==> flow/design.v <==
module conv(clk,rst,clear,w_w,w_in,if_w,if_in,out);
 input	clk;
 input	rst;
 input	clear;
 input	w_w;
 input	if_w;	
 input [16-1:0] w_in;
 input [16-1:0] if_in;
 output signed [16*2+1:0]out;
 wire signed [16*2:0]out1;
 reg signed [16-1:0] weight [2:0];
 reg signed [16-1:0] feature [2:0];
 always@(posedge rst  or posedge clk)
begin
if(rst)
begin
weight[0]<=16'd0;
weight[1]<=16'd0;
weight[2]<=16'd0;
feature[0]<=16'd0;
feature[1]<=16'd0;
feature[2]<=16'd0;
end
else if(clear)
begin
weight[0]<=16'd0;
weight[1]<=16'd0;
weight[2]<=16'd0;
feature[0]<=16'd0;
feature[1]<=16'd0;
feature[2]<=16'd0;
end
else
begin
if(w_w==1'b1 )
begin
weight[0]<=weight[1];
weight[1]<=weight[2];
weight[2]<=w_in;
end
if(if_w==1'b1 )
begin
feature[0]<=feature[1];
feature[1]<=feature[2];
feature[2]<=if_in;
end
end
end
assign out1 = weight[2]*feature[2]+weight[1]*feature[1]+weight[0]*feature[0];
assign out  ={out1[32],out1};
endmodule
module sat_adder(in0, in1, in2, sum);
input  signed[33:0]	in0, in1, in2;
output signed[15:0]	sum;
wire signed[35:0]temp=(in0+in1+in2);
assign sum=($signed(temp)>$signed(36'd255))?16'd255:($signed(temp)<$signed(36'd0))?16'd0:temp[15:0];
endmodule
module Controller (clk, rst, ROM_IF_A, ROM_W_A, ROM_IF_OE, ROM_W_OE, RAM_A, 
					RAM_WE, RAM_OE, sel_if, sel_w, clear, done);
  parameter INIT    = 3'b000,READ_W=3'b001,WRITE=3'b010,READ_C=3'b011,READ_9=3'b100,Done=3'b101;
  input         clk;
  input         rst;
  output reg [19:0] ROM_IF_A, ROM_W_A;
  output reg		ROM_IF_OE, ROM_W_OE;
  output reg [19:0] RAM_A;
  output reg		RAM_WE;
  output reg		RAM_OE;
  output reg [2:0]  sel_if, sel_w;
  output reg		clear;
  output reg 		done;
  reg	[2:0] tsel_if, tsel_w;
  reg   [2:0]  state,n_state;
  reg	[19:0] column;
  reg   [19:0]  row;
  reg   [3:0]	counter;
always@(posedge clk or posedge rst)begin 
if(rst)
	state<=INIT;
else
	state<=n_state;
end
always@(posedge clk or posedge rst)begin 
  if(rst)begin
    counter<=4'd0;
  end
else if(state==READ_W && counter==4'd9)
      counter<=4'd0;
  else if(state==READ_W)
     counter<=counter+4'd1;
  else if(state==READ_C)
     counter<=counter+4'd1;
  else if(state==READ_9)
     counter<=counter+4'd1;
  else if(state==WRITE || state==INIT)
     counter<=4'd0;
end
always@(*)begin 
    if(state==INIT)begin
    sel_w=3'b0;
      sel_if=3'b0;
end
else if(state==READ_W)
	begin
if(counter==4'd0)begin
                  sel_w=3'b000;
		  sel_if=3'b000;
              end
else  if(counter==4'd1)begin
  			sel_w=3'b001;
		  sel_if=3'b001;
end
else if(counter==4'd2)begin
  			sel_w=3'b001;
		  sel_if=3'b001;
end
else if(counter==4'd3)begin
  			sel_w=3'b001;
		  sel_if=3'b001;
end
else   if(counter==4'd4)begin
                  sel_w=3'b010;
		  sel_if=3'b010;
              end
else   if(counter==4'd5)begin
                  sel_w=3'b010;
		  sel_if=3'b010;
              end
else   if(counter==4'd6)begin
                  sel_w=3'b010;
		  sel_if=3'b010;
              end
else  if(counter==4'd7)begin
                  sel_w=3'b100;
	          sel_if=3'b100;
              end
else  if(counter==4'd8)begin
                  sel_w=3'b100;
	          sel_if=3'b100;
              end
else  if(counter==4'd9)begin
                  sel_w=3'b100;
	          sel_if=3'b100;
              end
else begin
 	           sel_w=3'b100;
	          sel_if=3'b100;
    end
end
else if(state==READ_C)
	begin
          if(counter==4'd0)begin
                  sel_if=3'b000;
	            sel_w=3'b000;
              end
         else if(counter==4'd1)begin
                  sel_if=3'b001;
			sel_w=3'b000;
              end
         else if(counter==4'd2)begin
                  sel_if=3'b010;
			sel_w=3'b000;
              end
	 else if(counter==4'd3)begin
                  sel_if=3'b100;
			sel_w=3'b000;
              end
else  begin
			sel_if=3'b100;
			sel_w=3'b000;
end
    end
else if(state==READ_9)begin
if(counter==4'd0)begin
                  sel_w=3'b000;
		  sel_if=3'b000;
              end
else  if(counter==4'd1)begin
  			sel_w=3'b000;
		  sel_if=3'b001;
end
else if(counter==4'd2)begin
  			sel_w=3'b000;
		  sel_if=3'b001;
end
else if(counter==4'd3)begin
  			sel_w=3'b000;
		  sel_if=3'b001;
end
else   if(counter==4'd4)begin
                  sel_w=3'b000;
		  sel_if=3'b010;
              end
else   if(counter==4'd5)begin
                  sel_w=3'b000;
		  sel_if=3'b010;
              end
else   if(counter==4'd6)begin
                  sel_w=3'b000;
		  sel_if=3'b010;
              end
else  if(counter==4'd7)begin
                  sel_w=3'b000;
	          sel_if=3'b100;
              end
else  if(counter==4'd8)begin
                  sel_w=3'b000;
	          sel_if=3'b100;
              end
else  if(counter==4'd9)begin
                  sel_w=3'b000;
	          sel_if=3'b100;
              end
else begin
sel_w=3'b000;
	          sel_if=3'b100;
end
end
	else if(state==WRITE)
   begin
	          sel_if=3'b000;
                  sel_w=3'b000;
    end
     else
begin
		sel_if=3'b000;
                  sel_w=3'b000;
end
end
always@(*)begin 
if(state==INIT)
RAM_A=20'd0;
if(column==20'd0)
RAM_A=(row<<8)+column;
else
RAM_A=(row<<8)+(column-20'd2);
end
always@(*)begin 
if(state==INIT)
ROM_IF_A=20'd0;
 else   if(state==READ_W)begin
   if(counter==4'd0)begin
    ROM_IF_A=(row<<8)+(row<<1)+column;
   end
  else if(counter==4'd1)begin
    ROM_IF_A=(row<<8)+(row<<1)+(column+20'd1);
   end
   else if(counter==4'd2)begin
    ROM_IF_A=(row<<8)+(row<<1)+(column+20'd2);
   end
   else if(counter==4'd3)begin
    ROM_IF_A=((row+20'd1)<<8)+((row+20'd1)<<1)+column;
   end
    else if(counter==4'd4)begin
    ROM_IF_A=((row+20'd1)<<8)+((row+20'd1)<<1)+(column+20'd1);
   end
    else if(counter==4'd5)begin
    ROM_IF_A=((row+20'd1)<<8)+((row+20'd1)<<1)+(column+20'd2);
   end
    else if(counter==4'd6)begin
    ROM_IF_A=((row+20'd2)<<8)+((row+20'd2)<<1)+column;
   end
    else if(counter==4'd7)begin
    ROM_IF_A=((row+20'd2)<<8)+((row+20'd2)<<1)+(column+20'd1);
   end
    else if(counter==4'd8)begin
    ROM_IF_A=((row+20'd2)<<8)+((row+20'd2)<<1)+(column+20'd2);
   end
    else if(counter==4'd9)begin
    ROM_IF_A=((row+20'd2)<<8)+((row+20'd2)<<1)+(column+20'd2);
   end
else ROM_IF_A=((row+20'd2)<<8)+((row+20'd2)<<1)+(column+20'd2);
   end
   else if(state==READ_9)begin
    if(counter==4'd0)begin
    ROM_IF_A=(row<<8)+(row<<1)+column;
   end
  else if(counter==4'd1)begin
    ROM_IF_A=(row<<8)+(row<<1)+(column+20'd1);
   end
   else if(counter==4'd2)begin
    ROM_IF_A=(row<<8)+(row<<1)+(column+20'd2);
   end
   else if(counter==4'd3)begin
    ROM_IF_A=((row+20'd1)<<8)+((row+20'd1)<<1)+column;
   end
    else if(counter==4'd4)begin
    ROM_IF_A=((row+20'd1)<<8)+((row+20'd1)<<1)+(column+20'd1);
   end
    else if(counter==4'd5)begin
    ROM_IF_A=((row+20'd1)<<8)+((row+20'd1)<<1)+(column+20'd2);
   end
    else if(counter==4'd6)begin
    ROM_IF_A=((row+20'd2)<<8)+((row+20'd2)<<1)+column;
   end
    else if(counter==4'd7)begin
    ROM_IF_A=((row+20'd2)<<8)+((row+20'd2)<<1)+(column+20'd1);
   end
    else if(counter==4'd8)begin
    ROM_IF_A=((row+20'd2)<<8)+((row+20'd2)<<1)+(column+20'd2);
   end
    else if(counter==4'd9)begin
    ROM_IF_A=((row+20'd2)<<8)+((row+20'd2)<<1)+(column+20'd2);
   end
else ROM_IF_A=((row+20'd2)<<8)+((row+20'd2)<<1)+(column+20'd2);
    end   
   else if(state==READ_C)begin
          if(counter==4'd0)begin
             ROM_IF_A=(row<<8)+(row<<1)+column;
          end
         else if(counter==4'd1)begin
             ROM_IF_A=((row+20'd1)<<8)+((row+20'd1)<<1)+column;
          end
         else if(counter==4'd2)begin
             ROM_IF_A=((row+20'd2)<<8)+((row+20'd2)<<1)+column;
          end
	 else if(counter==4'd3)begin
             ROM_IF_A=((row+20'd2)<<8)+((row+20'd2)<<1)+column;
          end
         else
 ROM_IF_A=((row+20'd2)<<8)+((row+20'd2)<<1)+column;
   end
else
ROM_IF_A=20'd0;
end
always@(*)begin 
   if(state==INIT)
ROM_W_A=20'd0;
 else   if(state==READ_W)begin
          if(counter==4'd0)begin
             ROM_W_A=20'd0;
              end
         else if(counter==4'd1)begin
             ROM_W_A=20'd1;
              end
         else if(counter==4'd2)begin
             ROM_W_A=20'd2;
              end
         else if(counter==4'd3)begin
             ROM_W_A=20'd3;
              end
         else if(counter==4'd4)begin
             ROM_W_A=20'd4;
              end
         else if(counter==4'd5)begin
             ROM_W_A=20'd5;
              end
         else if(counter==4'd6)begin
             ROM_W_A=20'd6;
              end
         else if(counter==4'd7)begin
             ROM_W_A=20'd7;
              end
         else if(counter==4'd8)begin
             ROM_W_A=20'd8;
              end
	else if(counter==4'd9)begin
	ROM_W_A=20'd8;
	end
else ROM_W_A=20'd8;
    end   
else
ROM_W_A=20'd0;
end
always@(posedge clk or posedge rst)begin 
  if(rst)begin
     column<=20'd0;
	 row<=20'd0;
  end
else if (column==20'd0 && state==WRITE)
begin
column<=column+20'd3;
end
  else if(state==WRITE && column==20'd257)begin
        column<=20'd0;
        row<=row+20'd1;
   end
  else if(state==WRITE)
   column<=column+20'd1;
  else if(state==READ_C)
  row<=row;
end
always@(*)begin 
  case(state)
       INIT:begin
            n_state=READ_W;
end
       READ_W:begin
                  if(counter==4'd9)
                     n_state=WRITE;
                  else
                     n_state=READ_W;
              end
       READ_C:begin
                  if(counter==4'd3)
                     n_state=WRITE;
                  else
                     n_state=READ_C;
              end
       READ_9:begin
                  if(counter==4'd9)
                     n_state=WRITE;
                  else
                     n_state=READ_9;
              end
       WRITE:begin
                  if(column==20'd257&&row==20'd255)
                     n_state=Done;
                  else if(column==20'd257)
                     n_state=READ_9;
                  else
                     n_state=READ_C;
              end
       Done:n_state=INIT;    
 default:n_state=Done;
endcase
end
always@(*)begin  
case(state)
INIT:begin
	ROM_IF_OE=1'b0;
	ROM_W_OE=1'b0;
	RAM_WE=1'b0;
	RAM_OE=1'b0;
	clear=1'b0;
	done=1'b0;
	end
READ_W:begin
        ROM_IF_OE=1'b1;
	ROM_W_OE=1'b1;
	RAM_WE=1'b0;
	RAM_OE=1'b0;
	clear=1'b0;
	done=1'b0;
      end
WRITE:begin
      ROM_IF_OE=1'b0;
	ROM_W_OE=1'b0;
	RAM_WE=1'b1;
	RAM_OE=1'b0;
	clear=1'b0;
	done=1'b0;
	end
READ_C:begin
      ROM_IF_OE=1'b1;
	ROM_W_OE=1'b0;
	RAM_WE=1'b0;
	RAM_OE=1'b0;
	clear=1'b0;
	done=1'b0;
	end
READ_9:begin
      ROM_IF_OE=1'b1;
	ROM_W_OE=1'b0;
	RAM_WE=1'b0;
	RAM_OE=1'b0;
	clear=1'b0;
	done=1'b0;
	end
Done:begin
      ROM_IF_OE=1'b0;
	ROM_W_OE=1'b0;
	RAM_WE=1'b0;
	RAM_OE=1'b0;
	clear=1'b0;
	done=1'b1;
	end
default:begin
	ROM_IF_OE=1'b0;
	ROM_W_OE=1'b0;
	RAM_WE=1'b0;
	RAM_OE=1'b0;
	clear=1'b0;
	done=1'b0;
	end
endcase
end
endmodule
`timescale 1ns/10ps
module system (clk, rst, ROM_IF_Q, ROM_W_Q, RAM_Q, ROM_IF_A, ROM_W_A,
  ROM_IF_OE, ROM_W_OE, RAM_A, RAM_WE, RAM_OE, RAM_D, done);
  input         clk;
  input         rst;
  input  [15:0] ROM_IF_Q, ROM_W_Q;
  input  [15:0] RAM_Q;
  output [19:0] ROM_IF_A, ROM_W_A;
  output		ROM_IF_OE, ROM_W_OE;
  output [19:0] RAM_A;
  output        RAM_WE;
  output        RAM_OE;
  output [15:0] RAM_D;
  output        done;
  wire [2:0]  sel_if, sel_w;
  wire 		  clear;
  wire [33:0]	out0, out1, out2;
  conv conv1 (
  .clk(clk), .rst(rst), .clear(clear), .w_w(sel_w[0]), .w_in(ROM_W_Q), .if_w(sel_if[0]), .if_in(ROM_IF_Q), .out(out0));
  conv conv2 (
  .clk(clk), .rst(rst), .clear(clear), .w_w(sel_w[1]), .w_in(ROM_W_Q), .if_w(sel_if[1]), .if_in(ROM_IF_Q), .out(out1));
  conv conv3 (
  .clk(clk), .rst(rst), .clear(clear), .w_w(sel_w[2]), .w_in(ROM_W_Q), .if_w(sel_if[2]), .if_in(ROM_IF_Q), .out(out2));
  sat_adder a1 (
  .in0(out0), .in1(out1), .in2(out2), .sum(RAM_D));
  Controller c1(
  .clk(clk), .rst(rst), .ROM_IF_A(ROM_IF_A), .ROM_W_A(ROM_W_A), .ROM_IF_OE(ROM_IF_OE),
  .ROM_W_OE(ROM_W_OE), .RAM_A(RAM_A), .RAM_WE(RAM_WE), .RAM_OE(RAM_OE), .sel_if(sel_if),
  .sel_w(sel_w), .clear(clear), .done(done));
endmodule
Step by step through the tools: system
Each step is given for the RTL above and for the edited RTL.
Lines under "before" count in the file above, lines under "after" in the edited file.
"change": "after" minus "before" as printed here. "rel_change_pct": 100 x difference / "before".
Cell names lack the library's common part.
{"block": "design", "design": "system", "clock_port": "clk", "cell_library": "sky130hd", "lib_corner": "tt_025C_1v80"}

Edit of the RTL
Unified diff, file above to edited file.
The edit is scripted: it alters the design's behaviour and was not made to optimise anything.
begin of diff
@@ -425,12 +425,4 @@
 	done=1'b0;
 	end
-READ_W:begin
-        ROM_IF_OE=1'b1;
-	ROM_W_OE=1'b1;
-	RAM_WE=1'b0;
-	RAM_OE=1'b0;
-	clear=1'b0;
-	done=1'b0;
-      end
 WRITE:begin
       ROM_IF_OE=1'b0;
end of diff

After elaboration
Yosys after proc, flatten, opt, wreduce and memory -nomap, before mapping. Print and check cells are not counted. Equal cells are merged and count once.
{"block": "bits", "item": "reg_bits", "before": 335, "after": 335, "change": 0, "rel_change_pct": 0.00}
{"block": "bits", "item": "latch_bits", "before": 0, "after": 0, "change": 0}
{"block": "bits", "item": "mem_bits_rw", "before": 0, "after": 0, "change": 0}
{"block": "bits", "item": "rom_bits", "before": 0, "after": 0, "change": 0}
{"block": "bits", "item": "clocked_rd_ports_x_width", "before": 0, "after": 0, "change": 0}
{"block": "bits", "item": "memories", "before": 0, "after": 0, "change": 0}
{"block": "bits", "item": "in_bits", "before": 50, "after": 50, "change": 0, "rel_change_pct": 0.00}
{"block": "bits", "item": "output_inout_bits", "before": 81, "after": 81, "change": 0, "rel_change_pct": 0.00}
{"block": "bits", "item": "elab_cells", "before": 151, "after": 150, "change": -1, "rel_change_pct": -0.66}
{"block": "op_classes", "item": "n_addsub", "before": 29, "after": 29, "change": 0, "rel_change_pct": 0.00}
{"block": "op_classes", "item": "n_mul", "before": 9, "after": 9, "change": 0, "rel_change_pct": 0.00}
{"block": "op_classes", "item": "n_div", "before": 0, "after": 0, "change": 0}
{"block": "op_classes", "item": "compare", "before": 2, "after": 2, "change": 0, "rel_change_pct": 0.00}
{"block": "op_classes", "item": "n_eq", "before": 15, "after": 15, "change": 0, "rel_change_pct": 0.00}
{"block": "op_classes", "item": "shifts", "before": 0, "after": 0, "change": 0}
{"block": "op_classes", "item": "muxes", "before": 61, "after": 60, "change": -1, "rel_change_pct": -1.64}
{"block": "op_classes", "item": "bitwise", "before": 1, "after": 1, "change": 0, "rel_change_pct": 0.00}
{"block": "op_classes", "item": "reduce_logical", "before": 12, "after": 12, "change": 0, "rel_change_pct": 0.00}
{"block": "ops", "operator": "2-to-1 mux 1 bit", "before": 5, "after": 4, "change": -1, "rel_change_pct": -20.00}
{"block": "ops", "operator": "OR reduction 3 bit", "before": 1, "after": 0, "change": -1, "rel_change_pct": -100.00}
{"block": "ops", "operator": "OR reduction 2 bit", "before": 0, "after": 1, "change": 1}
Unchanged operator kinds not shown: 37.

Logic depth
Yosys ltp: most cells in a row. Word level: on the elaborated netlist, between registers, memories and ports. Mapped: between sequential cells and ports; inverters and the memories' decode and read muxes count.
{"block": "logic_depth", "item": "ltp_word", "before": 14, "after": 14, "change": 0, "rel_change_pct": 0.00}
{"block": "logic_depth", "item": "ABC_AREA", "before": "0", "after": "0"}
{"block": "logic_depth", "item": "mapped_depth", "before": 60, "after": 60, "change": 0, "rel_change_pct": 0.00}
{"block": "logic_depth", "item": "ltp_nobuf", "before": 58, "after": 59, "change": 1, "rel_change_pct": 1.72}

Synthesis result
The flow's flattened synthesis, as Yosys stat reports it; memories are mapped. The netlist is that of the ABC_AREA named above (0 if unset); the other value can give another one.
{"block": "mapped", "item": "cell_count", "before": 13217, "after": 13170, "change": -47, "rel_change_pct": -0.36}
{"block": "mapped", "item": "area_um2", "before": 121464.0, "after": 121420.2, "change": -43.8, "rel_change_pct": -0.04}
{"block": "mapped", "item": "ffs", "before": 338, "after": 338, "change": 0, "rel_change_pct": 0.00}
{"block": "mapped", "item": "buf_cells", "before": 451, "after": 452, "change": 1, "rel_change_pct": 0.22}
{"block": "by_type", "cell_type": "a21oi_1", "before": 405, "after": 378, "change": -27, "rel_change_pct": -6.67}
{"block": "by_type", "cell_type": "o21ai_0", "before": 254, "after": 234, "change": -20, "rel_change_pct": -7.87}
{"block": "by_type", "cell_type": "xor2_1", "before": 168, "after": 187, "change": 19, "rel_change_pct": 11.31}
{"block": "by_type", "cell_type": "nand2_1", "before": 1446, "after": 1432, "change": -14, "rel_change_pct": -0.97}
{"block": "by_type", "cell_type": "nor2_1", "before": 383, "after": 371, "change": -12, "rel_change_pct": -3.13}
{"block": "by_type", "cell_type": "a31oi_1", "before": 46, "after": 58, "change": 12, "rel_change_pct": 26.09}
{"block": "by_type", "cell_type": "a21boi_0", "before": 17, "after": 5, "change": -12, "rel_change_pct": -70.59}
{"block": "by_type", "cell_type": "o22ai_1", "before": 11, "after": 23, "change": 12, "rel_change_pct": 109.09}
{"block": "by_type", "cell_type": "inv_1", "before": 3027, "after": 3038, "change": 11, "rel_change_pct": 0.36}
{"block": "by_type", "cell_type": "nor2b_1", "before": 58, "after": 47, "change": -11, "rel_change_pct": -18.97}
{"block": "by_type", "cell_type": "xnor2_1", "before": 442, "after": 432, "change": -10, "rel_change_pct": -2.26}
{"block": "by_type", "cell_type": "a21o_1", "before": 151, "after": 161, "change": 10, "rel_change_pct": 6.62}
{"block": "by_type", "cell_type": "nor3_1", "before": 95, "after": 105, "change": 10, "rel_change_pct": 10.53}
{"block": "by_type", "cell_type": "o21a_1", "before": 77, "after": 67, "change": -10, "rel_change_pct": -12.99}
{"block": "by_type", "cell_type": "and3_1", "before": 57, "after": 48, "change": -9, "rel_change_pct": -15.79}
{"block": "by_type", "cell_type": "o31ai_1", "before": 34, "after": 25, "change": -9, "rel_change_pct": -26.47}
{"block": "by_type", "cell_type": "o21bai_1", "before": 52, "after": 60, "change": 8, "rel_change_pct": 15.38}
{"block": "by_type", "cell_type": "nor4_1", "before": 16, "after": 24, "change": 8, "rel_change_pct": 50.00}
Unchanged cell types not shown: 15.
The list need not be complete.
By module: a second synthesis without flattening, with its own total; a netlist apart from the flattened one above.
{"block": "unflattened", "item": "cells_unflattened", "before": 13165, "after": 13235, "change": 70, "rel_change_pct": 0.53}
{"block": "unflattened", "item": "area_unflattened_um2", "before": 121129.9, "after": 121761.8, "change": 631.9, "rel_change_pct": 0.52}
Each row is one instance without its submodules.
{"block": "by_module_before", "module": "conv", "n_inst": 3, "cells": 3574, "area_um2": 34375.5}
{"block": "by_module_before", "module": "Controller", "n_inst": 1, "cells": 2051, "area_um2": 14796.7}
{"block": "by_module_before", "module": "sat_adder", "n_inst": 1, "cells": 392, "area_um2": 3206.8}
{"block": "by_module_before", "module": "system", "n_inst": 1, "cells": 0, "area_um2": 0.0}
{"block": "by_module_after", "module": "conv", "n_inst": 3, "cells": 3574, "area_um2": 34375.5}
{"block": "by_module_after", "module": "Controller", "n_inst": 1, "cells": 2121, "area_um2": 15428.5}
{"block": "by_module_after", "module": "sat_adder", "n_inst": 1, "cells": 392, "area_um2": 3206.8}
{"block": "by_module_after", "module": "system", "n_inst": 1, "cells": 0, "area_um2": 0.0}

Path before layout
Path of least setup slack by OpenSTA after synthesis, without wires, with an ideal clock, recovery checks aside; 20% of the period is set as input and as output delay. Where synthesis merged equal registers, the netlist keeps one of their names.
{"block": "synth_timing", "item": "kind", "before": "flip-flop to output port", "after": "flip-flop to output port"}
{"block": "synth_timing", "item": "startpoint", "before": "register conv2.feature[1][1]", "after": "register conv2.feature[1][1]"}
{"block": "synth_timing", "item": "endpoint", "before": "output port RAM_D[3]", "after": "output port RAM_D[3]"}
{"block": "synth_timing", "item": "tclk_ps", "before": 22000, "after": 22000, "change": 0, "rel_change_pct": 0.00}
{"block": "synth_timing", "item": "output_delay_ps", "before": 4400, "after": 4400, "change": 0, "rel_change_pct": 0.00}
{"block": "synth_timing", "item": "arrival_ps", "before": 13597, "after": 13297, "change": -300, "rel_change_pct": -2.21}
{"block": "synth_timing", "item": "t_required_ps", "before": 17600, "after": 17600, "change": 0, "rel_change_pct": 0.00}
{"block": "synth_timing", "item": "slack_ps", "before": 4003, "after": 4303, "change": 300}
{"block": "synth_timing", "item": "delay_ps", "before": 13597, "after": 13297, "change": -300, "rel_change_pct": -2.21}
{"block": "synth_timing", "item": "path_stages", "before": 54, "after": 55, "change": 1, "rel_change_pct": 1.85}
{"block": "synth_timing", "item": "n_path_buf", "before": 2, "after": 2, "change": 0, "rel_change_pct": 0.00}
{"block": "synth_timing", "item": "synth_period_reached_ps", "before": 17997, "after": 17697, "change": -300, "rel_change_pct": -1.67}
"delay_ps" is the arrival time less input delay plus setup time.
At an output port there is no setup time.
"path_stages": output pins that drive a net of the path, with the launching flip-flop's if there is one; two outputs of one cell count as two.
"synth_period_reached_ps" is the clock period less the worst setup slack; recovery checks do not enter. This is arithmetic on one report: input and output delays are still those of the set period (20% each).
Between the ends stands the longest chain of elaborated cells between them, by number of cells; it is not shown to be the way that was timed. Of several equally long chains one is given.
A line is the first line of the expression or statement that the cell stems from. Yosys adds cells for indexed reads and writes and turns some case tables into memories.
A register here has more assigning lines than the two given.
{"block": "synth_between_before", "path_cell_list": "dfrtp_1 clkbuf_1 nand2_1 fa_1 fa_1 fa_1 fa_1 inv_1 fa_1 inv_1 fa_1 inv_1 ha_1 a21o_1 a21o_1 a21o_1 o21a_1 nor2_1 [18 not listed] a41o_1 o31a_1 nor4_1 a311oi_1 fa_1 inv_1 ha_1 buf_2 nor3b_1 a2111oi_2 o21ai_1 or4_1 or4_1 a211o_1 nor4_1 and4_1 nand4_4 o21a_1", "elab_chain_cells": 8, "cone_cells": 9, "lines_between": 3, "classes_between": "add/sub: 4; mul: 1; compare: 2; mux: 2"}
{"block": "synth_rtl_before", "item": "start: declaration", "line_no": 12, "rtl": "reg signed [16-1:0] feature [2:0];"}
{"block": "synth_rtl_before", "item": "start: assignment", "line_no": 21, "rtl": "feature[1]<=16'd0;"}
{"block": "synth_rtl_before", "item": "start: assignment", "line_no": 44, "rtl": "feature[1]<=feature[2];"}
{"block": "synth_rtl_before", "item": "multiplier 16 x 16 -> 32 bit", "line_no": 49, "rtl": "assign out1 = weight[2]*feature[2]+weight[1]*feature[1]+weight[0]*feature[0];"}
{"block": "synth_rtl_before", "item": "adder 33 bit", "line_no": 49}
{"block": "synth_rtl_before", "item": "adder 33 x 32 -> 33 bit", "line_no": 49}
{"block": "synth_rtl_before", "item": "adder 33 x 33 -> 34 bit", "line_no": 55, "rtl": "wire signed[35:0]temp=(in0+in1+in2);"}
{"block": "synth_rtl_before", "item": "adder 34 x 33 -> 35 bit", "line_no": 55}
{"block": "synth_rtl_before", "item": "less-than comparator 36 x 1 -> 1 bit", "line_no": 56, "rtl": "assign sum=($signed(temp)>$signed(36'd255))?16'd255:($signed(temp)<$signed(36'd0))?16'd0:temp[15:0];"}
{"block": "synth_rtl_before", "item": "2-to-1 mux 16 bit x2", "line_no": 56}
{"block": "synth_rtl_before", "item": "end: declaration", "line_no": 490, "rtl": "output [15:0] RAM_D;"}
{"block": "synth_between_after", "path_cell_list": "dfrtp_1 clkbuf_1 nand2_1 fa_1 fa_1 fa_1 fa_1 inv_1 fa_1 inv_1 fa_1 inv_1 ha_1 nand3_1 o31ai_1 a21oi_1 o21ai_0 a21o_1 [19 not listed] inv_1 a21oi_1 xor2_1 fa_1 inv_1 ha_1 clkbuf_1 inv_1 a221oi_1 nand4_1 a2111oi_0 o211ai_1 nor3_1 nand4_1 nor3_1 nand4_1 nor4b_4 a31oi_1", "elab_chain_cells": 8, "cone_cells": 9, "lines_between": 3, "classes_between": "add/sub: 4; mul: 1; compare: 2; mux: 2"}
{"block": "synth_rtl_after", "item": "start: declaration", "line_no": 12, "rtl": "reg signed [16-1:0] feature [2:0];"}
{"block": "synth_rtl_after", "item": "start: assignment", "line_no": 21, "rtl": "feature[1]<=16'd0;"}
{"block": "synth_rtl_after", "item": "start: assignment", "line_no": 44, "rtl": "feature[1]<=feature[2];"}
{"block": "synth_rtl_after", "item": "multiplier 16 x 16 -> 32 bit", "line_no": 49, "rtl": "assign out1 = weight[2]*feature[2]+weight[1]*feature[1]+weight[0]*feature[0];"}
{"block": "synth_rtl_after", "item": "adder 33 bit", "line_no": 49}
{"block": "synth_rtl_after", "item": "adder 33 x 32 -> 33 bit", "line_no": 49}
{"block": "synth_rtl_after", "item": "adder 33 x 33 -> 34 bit", "line_no": 55, "rtl": "wire signed[35:0]temp=(in0+in1+in2);"}
{"block": "synth_rtl_after", "item": "adder 34 x 33 -> 35 bit", "line_no": 55}
{"block": "synth_rtl_after", "item": "less-than comparator 36 x 1 -> 1 bit", "line_no": 56, "rtl": "assign sum=($signed(temp)>$signed(36'd255))?16'd255:($signed(temp)<$signed(36'd0))?16'd0:temp[15:0];"}
{"block": "synth_rtl_after", "item": "2-to-1 mux 16 bit x2", "line_no": 56}
{"block": "synth_rtl_after", "item": "end: declaration", "line_no": 482, "rtl": "output [15:0] RAM_D;"}

Timing after layout
From the final timing report of each run of pair A: the path of least setup slack in the routed layout; clock arrival at registers is part of the times.
The path's times are printed in steps of 10 ps; the period is the one set.
{"block": "layout_timing", "item": "kind", "before": "flip-flop to output port", "after": "flip-flop to output port"}
{"block": "layout_timing", "item": "startpoint", "before": "register conv3.feature[2][3]", "after": "register conv1.feature[2][1]"}
{"block": "layout_timing", "item": "endpoint", "before": "output port RAM_D[3]", "after": "output port RAM_D[4]"}
{"block": "layout_timing", "item": "tclk_ps", "before": 22000, "after": 22000, "change": 0, "rel_change_pct": 0.00}
{"block": "layout_timing", "item": "output_delay_ps", "before": 4400, "after": 4400, "change": 0, "rel_change_pct": 0.00}
{"block": "layout_timing", "item": "arrival_ps", "before": 16820, "after": 16930, "change": 110, "rel_change_pct": 0.65}
{"block": "layout_timing", "item": "t_required_ps", "before": 17600, "after": 17600, "change": 0, "rel_change_pct": 0.00}
{"block": "layout_timing", "item": "slack_ps", "before": 780, "after": 670, "change": -110}
{"block": "layout_timing", "item": "path_stages", "before": 55, "after": 56, "change": 1, "rel_change_pct": 1.82}
{"block": "layout_timing", "item": "n_path_buf", "before": 2, "after": 2, "change": 0, "rel_change_pct": 0.00}
Between the ends stands the longest chain of elaborated cells between them, by number of cells; it is not shown to be the way that was timed. Of several equally long chains one is given.
A register here has more assigning lines than the two given.
{"block": "layout_between_before", "path_cell_list": "dfrtp_1 buf_4 nand2_1 fa_1 inv_1 fa_1 inv_1 fa_1 inv_1 fa_1 fa_1 inv_1 fa_1 inv_1 ha_1 nand4_1 nor3_1 o21ai_1 [19 not listed] a221oi_1 o21ai_0 o41ai_1 xnor2_1 fa_1 inv_1 ha_1 nor3b_1 a2111oi_2 o21ai_1 or4_1 or4_1 a211o_1 nor4_1 and4_1 nand4_4 o21a_1 clkdlybuf4s50_1", "elab_chain_cells": 7, "cone_cells": 8, "lines_between": 3, "classes_between": "add/sub: 3; mul: 1; compare: 2; mux: 2"}
{"block": "layout_rtl_before", "item": "start: declaration", "line_no": 12, "rtl": "reg signed [16-1:0] feature [2:0];"}
{"block": "layout_rtl_before", "item": "start: assignment", "line_no": 22, "rtl": "feature[2]<=16'd0;"}
{"block": "layout_rtl_before", "item": "start: assignment", "line_no": 45, "rtl": "feature[2]<=if_in;"}
{"block": "layout_rtl_before", "item": "multiplier 16 x 16 -> 32 bit", "line_no": 49, "rtl": "assign out1 = weight[2]*feature[2]+weight[1]*feature[1]+weight[0]*feature[0];"}
{"block": "layout_rtl_before", "item": "adder 33 bit", "line_no": 49}
{"block": "layout_rtl_before", "item": "adder 33 x 32 -> 33 bit", "line_no": 49}
{"block": "layout_rtl_before", "item": "adder 34 x 33 -> 35 bit", "line_no": 55, "rtl": "wire signed[35:0]temp=(in0+in1+in2);"}
{"block": "layout_rtl_before", "item": "less-than comparator 36 x 1 -> 1 bit", "line_no": 56, "rtl": "assign sum=($signed(temp)>$signed(36'd255))?16'd255:($signed(temp)<$signed(36'd0))?16'd0:temp[15:0];"}
{"block": "layout_rtl_before", "item": "2-to-1 mux 16 bit x2", "line_no": 56}
{"block": "layout_rtl_before", "item": "end: declaration", "line_no": 490, "rtl": "output [15:0] RAM_D;"}
{"block": "layout_between_after", "path_cell_list": "dfrtp_1 nand2_1 fa_1 fa_1 fa_1 fa_1 inv_1 fa_1 inv_1 fa_1 inv_1 ha_1 nand4_1 or3_1 a31oi_1 o21ai_0 nand2b_1 a21oi_1 [20 not listed] a21oi_1 xor2_1 fa_1 inv_1 ha_1 a211o_1 a21oi_1 nor3_1 nor4_1 o211ai_1 nor3_1 nand4_1 nor3_1 nand4_1 nor4b_4 buf_12 a31oi_1 clkdlybuf4s50_1", "elab_chain_cells": 8, "cone_cells": 9, "lines_between": 3, "classes_between": "add/sub: 4; mul: 1; compare: 2; mux: 2"}
{"block": "layout_rtl_after", "item": "start: declaration", "line_no": 12, "rtl": "reg signed [16-1:0] feature [2:0];"}
{"block": "layout_rtl_after", "item": "start: assignment", "line_no": 22, "rtl": "feature[2]<=16'd0;"}
{"block": "layout_rtl_after", "item": "start: assignment", "line_no": 45, "rtl": "feature[2]<=if_in;"}
{"block": "layout_rtl_after", "item": "multiplier 16 x 16 -> 32 bit", "line_no": 49, "rtl": "assign out1 = weight[2]*feature[2]+weight[1]*feature[1]+weight[0]*feature[0];"}
{"block": "layout_rtl_after", "item": "adder 33 bit", "line_no": 49}
{"block": "layout_rtl_after", "item": "adder 33 x 32 -> 33 bit", "line_no": 49}
{"block": "layout_rtl_after", "item": "adder 33 x 33 -> 34 bit", "line_no": 55, "rtl": "wire signed[35:0]temp=(in0+in1+in2);"}
{"block": "layout_rtl_after", "item": "adder 34 x 33 -> 35 bit", "line_no": 55}
{"block": "layout_rtl_after", "item": "less-than comparator 36 x 1 -> 1 bit", "line_no": 56, "rtl": "assign sum=($signed(temp)>$signed(36'd255))?16'd255:($signed(temp)<$signed(36'd0))?16'd0:temp[15:0];"}
{"block": "layout_rtl_after", "item": "2-to-1 mux 16 bit x2", "line_no": 56}
{"block": "layout_rtl_after", "item": "end: declaration", "line_no": 482, "rtl": "output [15:0] RAM_D;"}

Measured runs
Both versions went through the flow (Yosys, OpenROAD) with the same settings in each pair. Constraints: input delay and output delay 20% of the set period each, output load 0.01 pF.
{"block": "flow_settings_pair_A", "CORE_UTILIZATION": 40, "period_ns": 22.0, "CAP_MARGIN": 20, "CORE_MARGIN": 2, "SLEW_MARGIN": 20}
{"block": "measured_pair_A", "item": "synth_area_um2", "before": 121464.0, "after": 121420.2, "change": -43.8, "rel_change_pct": -0.04}
{"block": "measured_pair_A", "item": "total_die_area_um2", "before": 308086.0, "after": 307975.0, "change": -111.0, "rel_change_pct": -0.04}
{"block": "measured_pair_A", "item": "final_cell_area_um2", "before": 128283.0, "after": 128092.0, "change": -191.0, "rel_change_pct": -0.15}
{"block": "measured_pair_A", "item": "layout_utilization_pct", "before": 42.4, "after": 42.3, "change": -0.1}
{"block": "measured_pair_A", "item": "timing.setup.ws_ps", "before": 783, "after": 674, "change": -109}
{"block": "measured_pair_A", "item": "worst_hold_slack_ps", "before": 399, "after": 388, "change": -11}
{"block": "measured_pair_A", "item": "totalPower_mw", "before": 1.695, "after": 1.714, "change": 0.019, "rel_change_pct": 1.12}
{"block": "flow_settings_pair_B", "ABC_AREA": 0, "CELL_PAD_IN_SITES_GLOBAL_PLACEMENT": 1, "CORE_UTILIZATION": 21, "CTS_CLUSTER_SIZE": 13, "GPL_ROUTABILITY_DRIVEN": 0, "GPL_TIMING_DRIVEN": 0, "HOLD_SLACK_MARGIN": 0.25, "PLACE_DENSITY_LB_ADDON": 0.0, "SETUP_SLACK_MARGIN": 5.0, "TNS_END_PERCENT": 45, "period_ns": 30.7, "CAP_MARGIN": 20, "CORE_MARGIN": 2, "SLEW_MARGIN": 20}
{"block": "measured_pair_B", "item": "synth_area_um2", "before": 121464.0, "after": 121420.2, "change": -43.8, "rel_change_pct": -0.04}
{"block": "measured_pair_B", "item": "total_die_area_um2", "before": 584498.0, "after": 584292.0, "change": -206.0, "rel_change_pct": -0.04}
{"block": "measured_pair_B", "item": "final_cell_area_um2", "before": 134953.0, "after": 134832.0, "change": -121.0, "rel_change_pct": -0.09}
{"block": "measured_pair_B", "item": "layout_utilization_pct", "before": 23.4, "after": 23.4, "change": 0.0}
{"block": "measured_pair_B", "item": "timing.setup.ws_ps", "before": 5835, "after": 5904, "change": 69}
{"block": "measured_pair_B", "item": "worst_hold_slack_ps", "before": 387, "after": 399, "change": 12}
{"block": "measured_pair_B", "item": "totalPower_mw", "before": 1.343, "after": 1.420, "change": 0.077, "rel_change_pct": 5.73}
"totalPower_mw" rests on the timing tool's default activity at the inputs, not on a simulated workload.
